==> flow/design.v <==
`timescale 1ns/10ps
module DFF(clk, rst, D, Q);
input clk, rst;
input [17:0] D;
output reg [17:0] Q;
always @(posedge clk or posedge rst) begin
	if (rst) begin
	    Q <= 18'd0;
	end
	else begin
		Q <= D;
	end
end
endmodule
module FA(in1, in2, out);
input signed [15:0] in1;
input signed [17:0] in2;
output signed [17:0] out;
assign out = in1 + in2;
endmodule
`timescale 1ns/10ps
module SRRC(clk, rst, en, Din, Dout);
input clk, rst, en;
input [1:0] Din;
output [17:0] Dout;
wire signed [15:0] din;
wire signed [15:0] m [0:32];
wire [17:0] q [0:31]; 
wire [17:0] sum [0:31];
assign din = {Din, 14'd0};
assign m[0] = ~((din >>> 7) + (din >>> 9) + (din >>> 11)) + 1;
assign m[1] = ~((din >>> 8) + (din >>> 11) + (din >>> 13)) + 1;
assign m[2] = (din >>> 6) - (din >>> 8) - (din >>> 11) + (din >>> 14);
assign m[3] = (din >>> 6) + (din >>> 10) - (din >>> 12) - (din >>> 14);
assign m[4] = (din >>> 9) + (din >>> 12);
assign m[5] = ~((din >>> 6) + (din >>> 10) + (din >>> 12)) + 1;
assign m[6] = ~((din >>> 6) - (din >>> 9) + (din >>> 11) + (din >>> 14)) + 1;
assign m[7] = (din >>> 6) + (din >>> 9) - (din >>> 11) - (din >>> 13);
assign m[8] = (din >>> 4) - (din >>> 6) - (din >>> 8) + (din >>> 11) + (din >>> 14);
assign m[9] = (din >>> 6) - (din >>> 10) - (din >>> 13);
assign m[10] = ~((din >>> 4) + (din >>> 6) - (din >>> 10) - (din >>> 13)) + 1;
assign m[11] = ~((din >>> 3) + (din >>> 5) + (din >>> 9)) + 1;
assign m[12] = ~((din >>> 3) - (din >>> 6) - (din >>> 8) + (din >>> 13)) + 1;
assign m[13] = (din >>> 3) + (din >>> 5) + (din >>> 9) + (din >>> 11) - (din >>> 13);
assign m[14] = (din >>> 1) + (din >>> 4) + (din >>> 6) + (din >>> 9) - (din >>> 12) - (din >>> 14);
assign m[15] = din - (din >>> 5) + (din >>> 7) - (din >>> 9) - (din >>> 11) - (din >>> 13);
assign m[16] = din + (din >>> 3) + (din >>> 7) + (din >>> 9) - (din >>> 11);
assign m[17] = din - (din >>> 5) + (din >>> 7) - (din >>> 9) - (din >>> 11) - (din >>> 13);
assign m[18] = (din >>> 1) + (din >>> 4) + (din >>> 6) + (din >>> 9) - (din >>> 12) - (din >>> 14);
assign m[19] = (din >>> 3) + (din >>> 5) + (din >>> 9) + (din >>> 11) - (din >>> 13);
assign m[20] = ~((din >>> 3) - (din >>> 6) - (din >>> 8) + (din >>> 13)) + 1;
assign m[21] = ~((din >>> 3) + (din >>> 5) + (din >>> 9)) + 1;
assign m[22] = ~((din >>> 4) + (din >>> 6) - (din >>> 10) - (din >>> 13)) + 1;
assign m[23] = (din >>> 6) - (din >>> 10) - (din >>> 13);
assign m[24] = (din >>> 4) - (din >>> 6) - (din >>> 8) + (din >>> 11) + (din >>> 14);
assign m[25] = (din >>> 6) + (din >>> 9) - (din >>> 11) - (din >>> 13);
assign m[26] = ~((din >>> 6) - (din >>> 9) + (din >>> 11) + (din >>> 14)) + 1;
assign m[27] = ~((din >>> 6) + (din >>> 10) + (din >>> 12)) + 1;
assign m[28] = (din >>> 9) + (din >>> 12);
assign m[29] = (din >>> 6) + (din >>> 10) - (din >>> 12) - (din >>> 14);
assign m[30] = (din >>> 6) - (din >>> 8) - (din >>> 11) + (din >>> 14);
assign m[31] = ~((din >>> 8) + (din >>> 11) + (din >>> 13)) + 1;
assign m[32] = ~((din >>> 7) + (din >>> 9) + (din >>> 11)) + 1;
DFF u_DFF0 (.clk(clk), .rst(rst), .D(sum[1]), .Q(q[0]));
DFF u_DFF1 (.clk(clk), .rst(rst), .D(sum[2]), .Q(q[1]));
DFF u_DFF2 (.clk(clk), .rst(rst), .D(sum[3]), .Q(q[2]));
DFF u_DFF3 (.clk(clk), .rst(rst), .D(sum[4]), .Q(q[3]));
DFF u_DFF4 (.clk(clk), .rst(rst), .D(sum[5]), .Q(q[4]));
DFF u_DFF5 (.clk(clk), .rst(rst), .D(sum[6]), .Q(q[5]));
DFF u_DFF6 (.clk(clk), .rst(rst), .D(sum[7]), .Q(q[6]));
DFF u_DFF7 (.clk(clk), .rst(rst), .D(sum[8]), .Q(q[7]));
DFF u_DFF8 (.clk(clk), .rst(rst), .D(sum[9]), .Q(q[8]));
DFF u_DFF9 (.clk(clk), .rst(rst), .D(sum[10]), .Q(q[9]));
DFF u_DFF10 (.clk(clk), .rst(rst), .D(sum[11]), .Q(q[10]));
DFF u_DFF11 (.clk(clk), .rst(rst), .D(sum[12]), .Q(q[11]));
DFF u_DFF12 (.clk(clk), .rst(rst), .D(sum[13]), .Q(q[12]));
DFF u_DFF13 (.clk(clk), .rst(rst), .D(sum[14]), .Q(q[13]));
DFF u_DFF14 (.clk(clk), .rst(rst), .D(sum[15]), .Q(q[14]));
DFF u_DFF15 (.clk(clk), .rst(rst), .D(sum[16]), .Q(q[15]));
DFF u_DFF16 (.clk(clk), .rst(rst), .D(sum[17]), .Q(q[16]));
DFF u_DFF17 (.clk(clk), .rst(rst), .D(sum[18]), .Q(q[17]));
DFF u_DFF18 (.clk(clk), .rst(rst), .D(sum[19]), .Q(q[18]));
DFF u_DFF19 (.clk(clk), .rst(rst), .D(sum[20]), .Q(q[19]));
DFF u_DFF20 (.clk(clk), .rst(rst), .D(sum[21]), .Q(q[20]));
DFF u_DFF21 (.clk(clk), .rst(rst), .D(sum[22]), .Q(q[21]));
DFF u_DFF22 (.clk(clk), .rst(rst), .D(sum[23]), .Q(q[22]));
DFF u_DFF23 (.clk(clk), .rst(rst), .D(sum[24]), .Q(q[23]));
DFF u_DFF24 (.clk(clk), .rst(rst), .D(sum[25]), .Q(q[24]));
DFF u_DFF25 (.clk(clk), .rst(rst), .D(sum[26]), .Q(q[25]));
DFF u_DFF26 (.clk(clk), .rst(rst), .D(sum[27]), .Q(q[26]));
DFF u_DFF27 (.clk(clk), .rst(rst), .D(sum[28]), .Q(q[27]));
DFF u_DFF28 (.clk(clk), .rst(rst), .D(sum[29]), .Q(q[28]));
DFF u_DFF29 (.clk(clk), .rst(rst), .D(sum[30]), .Q(q[29]));
DFF u_DFF30 (.clk(clk), .rst(rst), .D(sum[31]), .Q(q[30]));
DFF u_DFF31 (.clk(clk), .rst(rst), .D({m[32][15], m[32][15], m[32]}), .Q(q[31]));
FA u_FA0 (.in1(m[0]), .in2(q[0]), .out(sum[0]));
FA u_FA1 (.in1(m[1]), .in2(q[1]), .out(sum[1]));
FA u_FA2 (.in1(m[2]), .in2(q[2]), .out(sum[2]));
FA u_FA3 (.in1(m[3]), .in2(q[3]), .out(sum[3]));
FA u_FA4 (.in1(m[4]), .in2(q[4]), .out(sum[4]));
FA u_FA5 (.in1(m[5]), .in2(q[5]), .out(sum[5]));
FA u_FA6 (.in1(m[6]), .in2(q[6]), .out(sum[6]));
FA u_FA7 (.in1(m[7]), .in2(q[7]), .out(sum[7]));
FA u_FA8 (.in1(m[8]), .in2(q[8]), .out(sum[8]));
FA u_FA9 (.in1(m[9]), .in2(q[9]), .out(sum[9]));
FA u_FA10 (.in1(m[10]), .in2(q[10]), .out(sum[10]));
FA u_FA11 (.in1(m[11]), .in2(q[11]), .out(sum[11]));
FA u_FA12 (.in1(m[12]), .in2(q[12]), .out(sum[12]));
FA u_FA13 (.in1(m[13]), .in2(q[13]), .out(sum[13]));
FA u_FA14 (.in1(m[14]), .in2(q[14]), .out(sum[14]));
FA u_FA15 (.in1(m[15]), .in2(q[15]), .out(sum[15]));
FA u_FA16 (.in1(m[16]), .in2(q[16]), .out(sum[16]));
FA u_FA17 (.in1(m[17]), .in2(q[17]), .out(sum[17]));
FA u_FA18 (.in1(m[18]), .in2(q[18]), .out(sum[18]));
FA u_FA19 (.in1(m[19]), .in2(q[19]), .out(sum[19]));
FA u_FA20 (.in1(m[20]), .in2(q[20]), .out(sum[20]));
FA u_FA21 (.in1(m[21]), .in2(q[21]), .out(sum[21]));
FA u_FA22 (.in1(m[22]), .in2(q[22]), .out(sum[22]));
FA u_FA23 (.in1(m[23]), .in2(q[23]), .out(sum[23]));
FA u_FA24 (.in1(m[24]), .in2(q[24]), .out(sum[24]));
FA u_FA25 (.in1(m[25]), .in2(q[25]), .out(sum[25]));
FA u_FA26 (.in1(m[26]), .in2(q[26]), .out(sum[26]));
FA u_FA27 (.in1(m[27]), .in2(q[27]), .out(sum[27]));
FA u_FA28 (.in1(m[28]), .in2(q[28]), .out(sum[28]));
FA u_FA29 (.in1(m[29]), .in2(q[29]), .out(sum[29]));
FA u_FA30 (.in1(m[30]), .in2(q[30]), .out(sum[30]));
FA u_FA31 (.in1(m[31]), .in2(q[31]), .out(sum[31]));
assign Dout = sum[0];
endmodule
module USI(clk, rst, en, lf_in, hf_out);
input clk, rst, en;
input [1:0] lf_in;
output reg [1:0] hf_out;
reg [1:0] switch;
always @(posedge clk or posedge rst) begin
	if (rst) begin
	    switch <= 2'd0;
	end
	else if(en) begin
		if(switch == 2'd3) begin
			switch <= 2'd0;
		end
		else begin
			switch <= switch + 2'd1;
		end
	end
	else begin
		switch <= switch;
	end
end
always @(posedge clk or posedge rst) begin
 	if (rst) begin
 	    hf_out <= 2'd0;
 	end
 	else if(en) begin
 		if(switch == 2'd2) begin
 			hf_out <= lf_in;
 		end
 		else begin
 			hf_out <= 2'd0;
 		end
 	end
 	else begin
 		hf_out <= hf_out;
 	end
 end 
endmodule
module SM(clk, rst, en, Din, I, Q);
input clk, rst, en;
input [1:0] Din;
output reg [1:0] I;
output reg [1:0] Q;
always @(posedge clk or posedge rst) begin
      if (rst) begin
          I <= 2'b00;
          Q <= 2'b00; 
      end
      else if(en) begin
            case(Din)
             0: begin
                  I <= 2'b01;
                  Q <= 2'b01;
             end
             1: begin
                  I <= 2'b01;
                  Q <= 2'b11;
             end
             2: begin
                  I <= 2'b11;
                  Q <= 2'b01;
             end
             3: begin
                  I <= 2'b11;
                  Q <= 2'b11;
             end
             default : begin
                  I <= I;
                  Q <= Q;
             end
            endcase
      end
      else begin
            I <= I;
            Q <= Q;
      end
end
endmodule
module SPC(clk, rst, en, Din, OUT);
input clk, rst, en;
input Din;
output reg [1:0] OUT;
reg swap;
always @(posedge clk or posedge rst) begin
	if (rst) begin
	    swap <= 1'd0;
	end
	else if(en) begin
		swap <= ~swap;
	end
	else begin
		swap <= swap;
	end
end
always @(posedge clk or posedge rst) begin
	if (rst) begin
	    OUT <= 2'd0;
	end
	else if(en) begin
		if(!swap) OUT[0] <= Din;
		else OUT <= (OUT << 1) | Din;
	end
	else begin
		OUT <= OUT;
	end
end
endmodule
`timescale 1ns/10ps
module QAM(clk, rst, en, Din, IFout);
input clk, rst, en;
input Din;
output reg signed [17:0] IFout;
wire [1:0] spc_out;
wire [1:0] sm_i;
wire [1:0] sm_q;
wire [1:0] lf_i;
wire [1:0] lf_q;
wire [1:0] usi_i;
wire [1:0] usi_q;
wire signed [17:0] srrc_i;
wire signed [17:0] srrc_q;
wire en0;
wire en1;
wire en2;
wire en3;
reg sm_ctrl;
reg [3:0] usi_ctrl;
reg [1:0] mix_cnt;
reg sync_i0, sync_i1, sync_q0, sync_q1;
reg ce2;
always @(posedge clk or posedge rst) begin
	if (rst) begin
	    ce2 <= 1'd0;
	end
	else begin
		ce2 <= ~ce2;
	end
end
assign en0 = en & ce2;
always @(posedge clk or posedge rst) begin
	if (rst) begin
	    sync_i0 <= 1'd0;
	    sync_q0 <= 1'd0; 
	end
	else begin
		sync_i0 <= sm_i[1];
		sync_q0 <= sm_q[1];
	end
end
always @(posedge clk or posedge rst) begin
	if (rst) begin
	    sync_i1 <= 1'd0;
	    sync_q1 <= 1'd0;
	end
	else begin
		sync_i1 <= sync_i0;
		sync_q1 <= sync_q0;
	end
end
always @(posedge clk or posedge rst) begin
	if (rst) begin
	    sm_ctrl <= 1'd0;
	end
	else if (ce2) begin
		sm_ctrl <= ~sm_ctrl;
	end
end
assign en1 = (sm_ctrl & ce2) ? 1'd1 : 1'd0;
always @(posedge clk or posedge rst) begin
	if (rst) begin
	    usi_ctrl <= 1'd0;
	end
	else if(en) begin
		if(usi_ctrl == 4'd8) usi_ctrl <= usi_ctrl;
		else usi_ctrl <= usi_ctrl + 4'd1;
	end
end
assign en2 = (usi_ctrl == 4'd8) ? 1'd1 : 1'd0;
assign en3 = 1'd1;
assign lf_i = {sync_i1, 1'd1};
assign lf_q = {sync_q1, 1'd1};
SPC u_SPC(.clk(clk),
	      .rst(rst),
	      .en(en0),
	      .Din(Din),
	      .OUT(spc_out)
	      );
SM u_SM(.clk(clk),
	    .rst(rst),
	    .en(en1),
	    .Din(spc_out),
	    .I(sm_i),
	    .Q(sm_q)
	    );
USI u_USI_i(.clk(clk),
	        .rst(rst),
	        .en(en2),
	        .lf_in(lf_i),
	        .hf_out(usi_i)
	        );
USI u_USI_q(.clk(clk),
	        .rst(rst),
	        .en(en2),
	        .lf_in(lf_q),
	        .hf_out(usi_q)
	        );
SRRC u_SRRC_i(.clk(clk),
	          .rst(rst),
	          .en(en3),
	          .Din(usi_i),
	          .Dout(srrc_i)
	          );
SRRC u_SRRC_q(.clk(clk),
	          .rst(rst),
	          .en(en3),
	          .Din(usi_q),
	          .Dout(srrc_q)
	          );
always @(posedge clk or posedge rst) begin
	if (rst) begin
	    mix_cnt <= 2'd0;
	end
	else if(en) begin
		if (mix_cnt == 2'd3) begin
			mix_cnt <= 2'd0;
		end
		else begin
			mix_cnt <= mix_cnt + 2'd1;
		end
	end
	else begin
		mix_cnt <= mix_cnt;
	end
end
always @(posedge clk or posedge rst) begin
	if (rst) begin
	    IFout <= 18'd0;
	end
	else if(en2) begin
		case(mix_cnt)
             3: begin
             	IFout <= srrc_i;
             end
             0: begin
             	IFout <= ~(srrc_q) + 18'd1;
             end
             1: begin
             	IFout <= ~(srrc_i) + 18'd1;
             end
             2: begin
             	IFout <= srrc_q;
             end
             default: begin
             	IFout <= IFout;
             end
		endcase
	end
	else begin
		IFout <= IFout;
	end
end
endmodule
==> Reports on QAM <==
Tool output for the design above, in the order of the flow.
Lines are those of the file above, counted from 1.
{ "inputs": {"design": "QAM", "clock": "clk", "library": "sky130hd", "lib_corner": "tt_025C_1v80"} }

==> Word level <==
Yosys after proc, flatten, opt, wreduce and memory -nomap, before mapping. Print and check cells are not counted.
{ "bits": {"register_bits": 1193, "latchBits": 0, "ramBits": 0, "mem_bits_ro": 0, "clocked_rd_ports_x_width": 0, "memories": 0, "in_bits": 4, "output_inout_bits": 18} }
{ "op_classes": {"add_sub_neg": 186, "multipliers": 0, "n_div": 0, "cmp": 0, "n_eq": 11, "n_shift": 0, "n_mux": 11, "bitwise": 23, "n_reduce_logical": 8} }
{ "op_table": {"columns": ["cell", "n"], "rows": [
  ["adder 16 x 18 -> 18 bit", 58],
  ["adder 16 x 2 -> 16 bit with constant B", 14],
  ["NOT 16 bit", 11],
  ["adder 16 x 2 -> 16 bit", 6],
  ["subtractor 16 x 3 -> 16 bit", 6],
  ["adder 8 x 18 -> 18 bit", 4],
  ["parallel mux 18 bit (select 4 bit)", 1],
  ["subtractor 16 x 2 -> 16 bit", 4],
  ["subtractor 16 x 5 -> 16 bit", 4],
  ["adder 16 x 7 -> 16 bit", 4],
  ["adder 16 x 9 -> 16 bit", 4],
  ["adder 14 x 7 -> 15 bit", 4],
  ["adder 13 x 11 -> 14 bit", 4],
  ["subtractor 11 x 5 -> 12 bit", 4],
  ["adder 10 x 6 -> 11 bit", 4],
  ["adder 18 x 1 -> 18 bit with constant B", 2],
  ["NOT 18 bit", 2],
  ["adder 16 x 16 -> 17 bit", 2],
  ["adder 15 x 12 -> 16 bit", 2],
  ["adder 15 x 3 -> 16 bit", 2],
  ["adder 15 x 5 -> 16 bit", 2],
  ["NOT 15 -> 16 bit", 2],
  ["adder 16 x 10 -> 16 bit", 2],
  ["subtractor 16 x 11 -> 16 bit", 2],
  ["adder 16 x 13 -> 16 bit", 2],
  ["subtractor 16 x 4 -> 16 bit", 2],
  ["adder 16 x 5 -> 16 bit", 2],
  ["subtractor 16 x 7 -> 16 bit", 2]
]} }
Other operator kinds: 35; their cells: 81.

==> Longest topological paths <==
Longest topological path by Yosys (ltp), each cell counted once; first at word level (registers and memories cut), then after technology mapping (sequential cells cut; the memories' decode and read muxes count).
{ "logic_depth": {"ltp_word": 8, "abc_area": 0, "mapped_depth": 20, "depth_no_buf": 17} }

==> Mapped cells and area <==
Source: synth_stat.txt of the flow (Yosys; design flattened, memories mapped). It holds for the ABC_AREA given above (unset counts as 0); a run with the other value may have another netlist.
{ "types": {"columns": ["cell", "n", "area_total_um2"], "rows": [
  ["sky130_fd_sc_hd__dfrtp_1", 1157, 2.9E+04],
  ["sky130_fd_sc_hd__ha_1", 1041, 1.3E+04],
  ["sky130_fd_sc_hd__xnor2_1", 743, 6.51E+03],
  ["sky130_fd_sc_hd__a21oi_1", 535, 2.68E+03],
  ["sky130_fd_sc_hd__xor2_1", 207, 1.81E+03],
  ["sky130_fd_sc_hd__nor2_1", 477, 1.79E+03],
  ["sky130_fd_sc_hd__inv_1", 349, 1.31E+03],
  ["sky130_fd_sc_hd__fa_1", 64, 1.28E+03],
  ["sky130_fd_sc_hd__o21ai_0", 253, 1.27E+03],
  ["sky130_fd_sc_hd__a21o_1", 140, 1.05E+03],
  ["sky130_fd_sc_hd__o21bai_1", 134, 1.01E+03],
  ["sky130_fd_sc_hd__nand2_1", 259, 972.182],
  ["sky130_fd_sc_hd__nand3_1", 181, 905.869],
  ["sky130_fd_sc_hd__nor3_1", 181, 905.869],
  ["sky130_fd_sc_hd__nor2b_1", 114, 713.184],
  ["sky130_fd_sc_hd__o31ai_1", 89, 668.141],
  ["sky130_fd_sc_hd__or3_1", 90, 563.04],
  ["sky130_fd_sc_hd__o21a_1", 70, 525.504]
]} }
Other cell types: 75; their cells: 797.
{ "mapped": {"cells": 6881, "mapped_area_um2": 72144.2, "seq_area_um2": 28952.8, "ffs": 1157, "buffers": 30} }
By module: a second synthesis without flattening, with its own total; a netlist apart from the flattened one above.
{ "unflattened": {"hier_cells": 9803, "hier_area_um2": 90973.5} }
Each row is one instance without its submodules.
{ "by_module": {"columns": ["module", "n_inst", "cells", "area_um2", "seq_area_um2"], "rows": [
  ["FA", 64, 129, 918.4, 0.0],
  ["DFF", 64, 19, 454.2, 450.4],
  ["QAM", 1, 227, 2120.8, 750.7],
  ["SRRC", 2, 26, 203.9, 0.0],
  ["USI", 2, 18, 182.7, 100.1],
  ["SPC", 1, 8, 120.1, 75.1],
  ["SM", 1, 8, 115.1, 75.1]
]} }

==> Timing after synthesis <==
Path of least setup slack by OpenSTA after synthesis, without wires, with an ideal clock, recovery checks aside; 20% of the period is set as input and as output delay. Where synthesis merged equal registers, the netlist keeps one of their names.
{ "synth_path": {"path_type": "flip-flop to flip-flop", "startpoint": "reg u_USI_i.hf_out[1]", "endpoint": "reg u_SRRC_i.u_DFF6.Q[17]", "clock_period_ps": 5000, "setup_ps": 80, "t_first_pin_ps": 0, "t_arrival_ps": 8140, "slack_ps": -3220, "delay_ps": 8220, "driving_pins": 19, "n_path_buf": 4, "synth_period_reached_ps": 8220} }
"delay_ps" is the arrival time less input delay plus setup time.
"driving_pins" counts driving pins, that of a launching flip-flop among them; a cell with two outputs on the path counts twice.
"synth_period_reached_ps" is the clock period less the worst setup slack; recovery checks do not enter. This is arithmetic on one report: input and output delays are still those of the set period (20% each).
Between the ends stands the longest chain of elaborated cells between them, by number of cells; it is not shown to be the way that was timed. Of several equally long chains one is given.
Each line given opens the expression or statement behind the cell; cells for indexed reads and writes are added by Yosys, which also makes memories of some case tables.
At most two assigning lines are given for a register; there are more.
{ "synth_between": {"cell_sequence": "sky130_fd_sc_hd__dfrtp_1 sky130_fd_sc_hd__clkbuf_1 sky130_fd_sc_hd__inv_1 sky130_fd_sc_hd__ha_1 sky130_fd_sc_hd__clkbuf_1 sky130_fd_sc_hd__nor2_1 sky130_fd_sc_hd__buf_1 sky130_fd_sc_hd__inv_1 sky130_fd_sc_hd__ha_1 sky130_fd_sc_hd__clkbuf_1 sky130_fd_sc_hd__xnor2_1 sky130_fd_sc_hd__inv_1 sky130_fd_sc_hd__ha_1 sky130_fd_sc_hd__or3_1 sky130_fd_sc_hd__a211oi_1 sky130_fd_sc_hd__nor2_1 sky130_fd_sc_hd__a211o_1 sky130_fd_sc_hd__a21oi_1 sky130_fd_sc_hd__xnor2_1", "elab_chain_len": 4, "cells_between": 4, "classes_between": "add/sub (4)"} }
{ "synth_lines": {"columns": ["element", "line", "rtl"], "rows": [
  ["start, declared", 133, "output reg [1:0] hf_out;"],
  ["start, assigned", 157, "hf_out <= lf_in;"],
  ["start, assigned", 164, "hf_out <= hf_out;"],
  ["adder 10 x 7 -> 11 bit", 38, "assign m[7] = (din >>> 6) + (din >>> 9) - (din >>> 11) - (din >>> 13);"],
  ["subtractor 11 x 5 -> 12 bit", 38, null],
  ["subtractor 16 x 3 -> 16 bit", 38, null],
  ["adder 16 x 18 -> 18 bit", 19, "assign out = in1 + in2;"],
  ["end, assigned", 8, "Q <= 18'd0;"],
  ["end, assigned", 11, "Q <= D;"],
  ["end, declared", 5, "output reg [17:0] Q;"]
]} }

==> Worst path after layout <==
From the final timing report of run A: the path of least setup slack in the routed layout; clock arrival at registers is part of the times.
The path's times are printed in steps of 10 ps; the period is the one set.
{ "layout_path": {"path_type": "flip-flop to flip-flop", "startpoint": "reg u_USI_i.hf_out[0]", "endpoint": "reg IFout[17]", "clock_period_ps": 2590, "setup_ps": 110, "t_first_pin_ps": 870, "t_arrival_ps": 4580, "slack_ps": -1230, "driving_pins": 21, "n_path_buf": 7} }
At most two assigning lines are given for a register; there are more.
{ "layout_between": {"cell_sequence": "sky130_fd_sc_hd__dfrtp_2 sky130_fd_sc_hd__inv_4 sky130_fd_sc_hd__buf_6 sky130_fd_sc_hd__ha_4 sky130_fd_sc_hd__buf_12 sky130_fd_sc_hd__buf_12 sky130_fd_sc_hd__buf_12 sky130_fd_sc_hd__ha_4 sky130_fd_sc_hd__a21oi_4 sky130_fd_sc_hd__o211ai_1 sky130_fd_sc_hd__buf_4 sky130_fd_sc_hd__buf_4 sky130_fd_sc_hd__nor3_1 sky130_fd_sc_hd__o21ai_1 sky130_fd_sc_hd__xor2_2 sky130_fd_sc_hd__buf_4 sky130_fd_sc_hd__mux2i_4 sky130_fd_sc_hd__nor4b_4 sky130_fd_sc_hd__xor2_1 sky130_fd_sc_hd__o21ai_1 sky130_fd_sc_hd__a22o_1", "cells_between": 8, "classes_between": "add/sub (5); mux (1); logic (2)"} }
{ "layout_lines": {"columns": ["element", "line", "rtl"], "rows": [
  ["start, declared", 133, "output reg [1:0] hf_out;"],
  ["start, assigned", 157, "hf_out <= lf_in;"],
  ["start, assigned", 164, "hf_out <= hf_out;"],
  ["end, assigned", 371, "IFout <= srrc_i;"],
  ["end, assigned", 374, "IFout <= ~(srrc_q) + 18'd1;"],
  ["end, declared", 241, "output reg signed [17:0] IFout;"]
]} }
Chain of elaborated cells between the ends: none given.

Memo
Re: implementation data of QAM

Settings and measured results of 5 stored flow runs for module QAM (sky130hd), not sorted in any way. The constraints put input and output delay at 20% of the set period each and load the outputs with 0.01 pF.
"achievedPeriod_ps" is the run's clock period less its worst setup slack. It is reckoned from that one timing run; input and output delays stay at 20% of the period that was set.
"worst_setup_path_time_ps" = time allowed to the worst setup path (clock period - input delay - output delay, where it has them) - its slack; a late launch clock adds to it, a late capture clock takes from it.
"worst_setup_path_time_ps" is given in steps of 10 ps.
[
  {
    "run": "run A",
    "settings": { "CELL_PAD_IN_SITES_DETAIL_PLACEMENT": 1, "CELL_PAD_IN_SITES_GLOBAL_PLACEMENT": 3, "CORE_ASPECT_RATIO": 0.78, "CORE_UTILIZATION": 17, "CTS_CLUSTER_SIZE": 22, "GPL_ROUTABILITY_DRIVEN": 1, "HOLD_SLACK_MARGIN": 0.02, "MAX_ROUTING_LAYER": "met5", "MIN_ROUTING_LAYER": "met2", "PLACE_DENSITY": 0.42, "SETUP_SLACK_MARGIN": 0.53, "SLEW_MARGIN": 25, "TNS_END_PERCENT": 25, "period_ns": 2.59, "CAP_MARGIN": 20, "CORE_MARGIN": 2 },
    "results": { "layout_utilization_pct": 27.4, "setup_ws_ps": -1227, "synth_chip_area_um2": 72144.2, "design.die.area_um2": 429647.0, "achievedPeriod_ps": 3817, "fin_tns_ps": -444093, "worst_setup_path_time_ps": 3820, "path_kind": "flip-flop to flip-flop", "finalCellArea_um2": 115680.0 }
  },
  {
    "run": "run B",
    "settings": { "CAP_MARGIN": 5, "CELL_PAD_IN_SITES_DETAIL_PLACEMENT": 0, "CORE_ASPECT_RATIO": 0.89, "CORE_MARGIN": 2, "CORE_UTILIZATION": 36, "MIN_ROUTING_LAYER": "met2", "PLACE_DENSITY": 0.38, "SETUP_SLACK_MARGIN": 0.37, "period_ns": 2.63, "SLEW_MARGIN": 20 },
    "results": { "achievedPeriod_ps": 3668, "design.die.area_um2": 204003.0, "synth_chip_area_um2": 72144.2, "layout_utilization_pct": 53.3, "fin_tns_ps": -345499, "worst_setup_path_time_ps": 3670, "path_kind": "flip-flop to flip-flop", "setup_ws_ps": -1038, "finalCellArea_um2": 106461.0 }
  },
  {
    "run": "run C",
    "settings": { "CORE_UTILIZATION": 40, "SETUP_SLACK_MARGIN": 1.19, "period_ns": 4.66, "CAP_MARGIN": 20, "CORE_MARGIN": 2, "SLEW_MARGIN": 20 },
    "results": { "design.die.area_um2": 183775.0, "worst_setup_path_time_ps": 3700, "path_kind": "flip-flop to flip-flop", "finalCellArea_um2": 91014.8, "layout_utilization_pct": 50.9, "fin_tns_ps": 0, "setup_ws_ps": 959, "synth_chip_area_um2": 72144.2, "achievedPeriod_ps": 3701 }
  },
  {
    "run": "run D",
    "settings": { "CAP_MARGIN": 10, "CORE_UTILIZATION": 44, "CTS_CLUSTER_SIZE": 42, "GPL_ROUTABILITY_DRIVEN": 1, "MAX_ROUTING_LAYER": "met4", "PLACE_DENSITY": 0.91, "SETUP_SLACK_MARGIN": -0.13, "period_ns": 4.74, "CORE_MARGIN": 2, "SLEW_MARGIN": 20 },
    "results": { "design.die.area_um2": 167220.0, "finalCellArea_um2": 80144.4, "layout_utilization_pct": 49.2, "fin_tns_ps": 0, "worst_setup_path_time_ps": 4550, "path_kind": "flip-flop to flip-flop", "synth_chip_area_um2": 72144.2, "setup_ws_ps": 193, "achievedPeriod_ps": 4547 }
  },
  {
    "run": "run E",
    "settings": { "ABC_AREA": 0, "CAP_MARGIN": 5, "CELL_PAD_IN_SITES_GLOBAL_PLACEMENT": 2, "CORE_MARGIN": 3, "CTS_CLUSTER_DIAMETER": 170, "GPL_TIMING_DRIVEN": 0, "MAX_ROUTING_LAYER": "met5", "MIN_ROUTING_LAYER": "met2", "SETUP_SLACK_MARGIN": 1.13, "SLEW_MARGIN": 30, "period_ns": 5.0, "CORE_UTILIZATION": 40 },
    "results": { "setup_ws_ps": 873, "finalCellArea_um2": 93925.1, "fin_tns_ps": 0, "design.die.area_um2": 185494.0, "achievedPeriod_ps": 4127, "worst_setup_path_time_ps": 4130, "path_kind": "flip-flop to flip-flop", "synth_chip_area_um2": 72144.2, "layout_utilization_pct": 52.5 }
  }
]
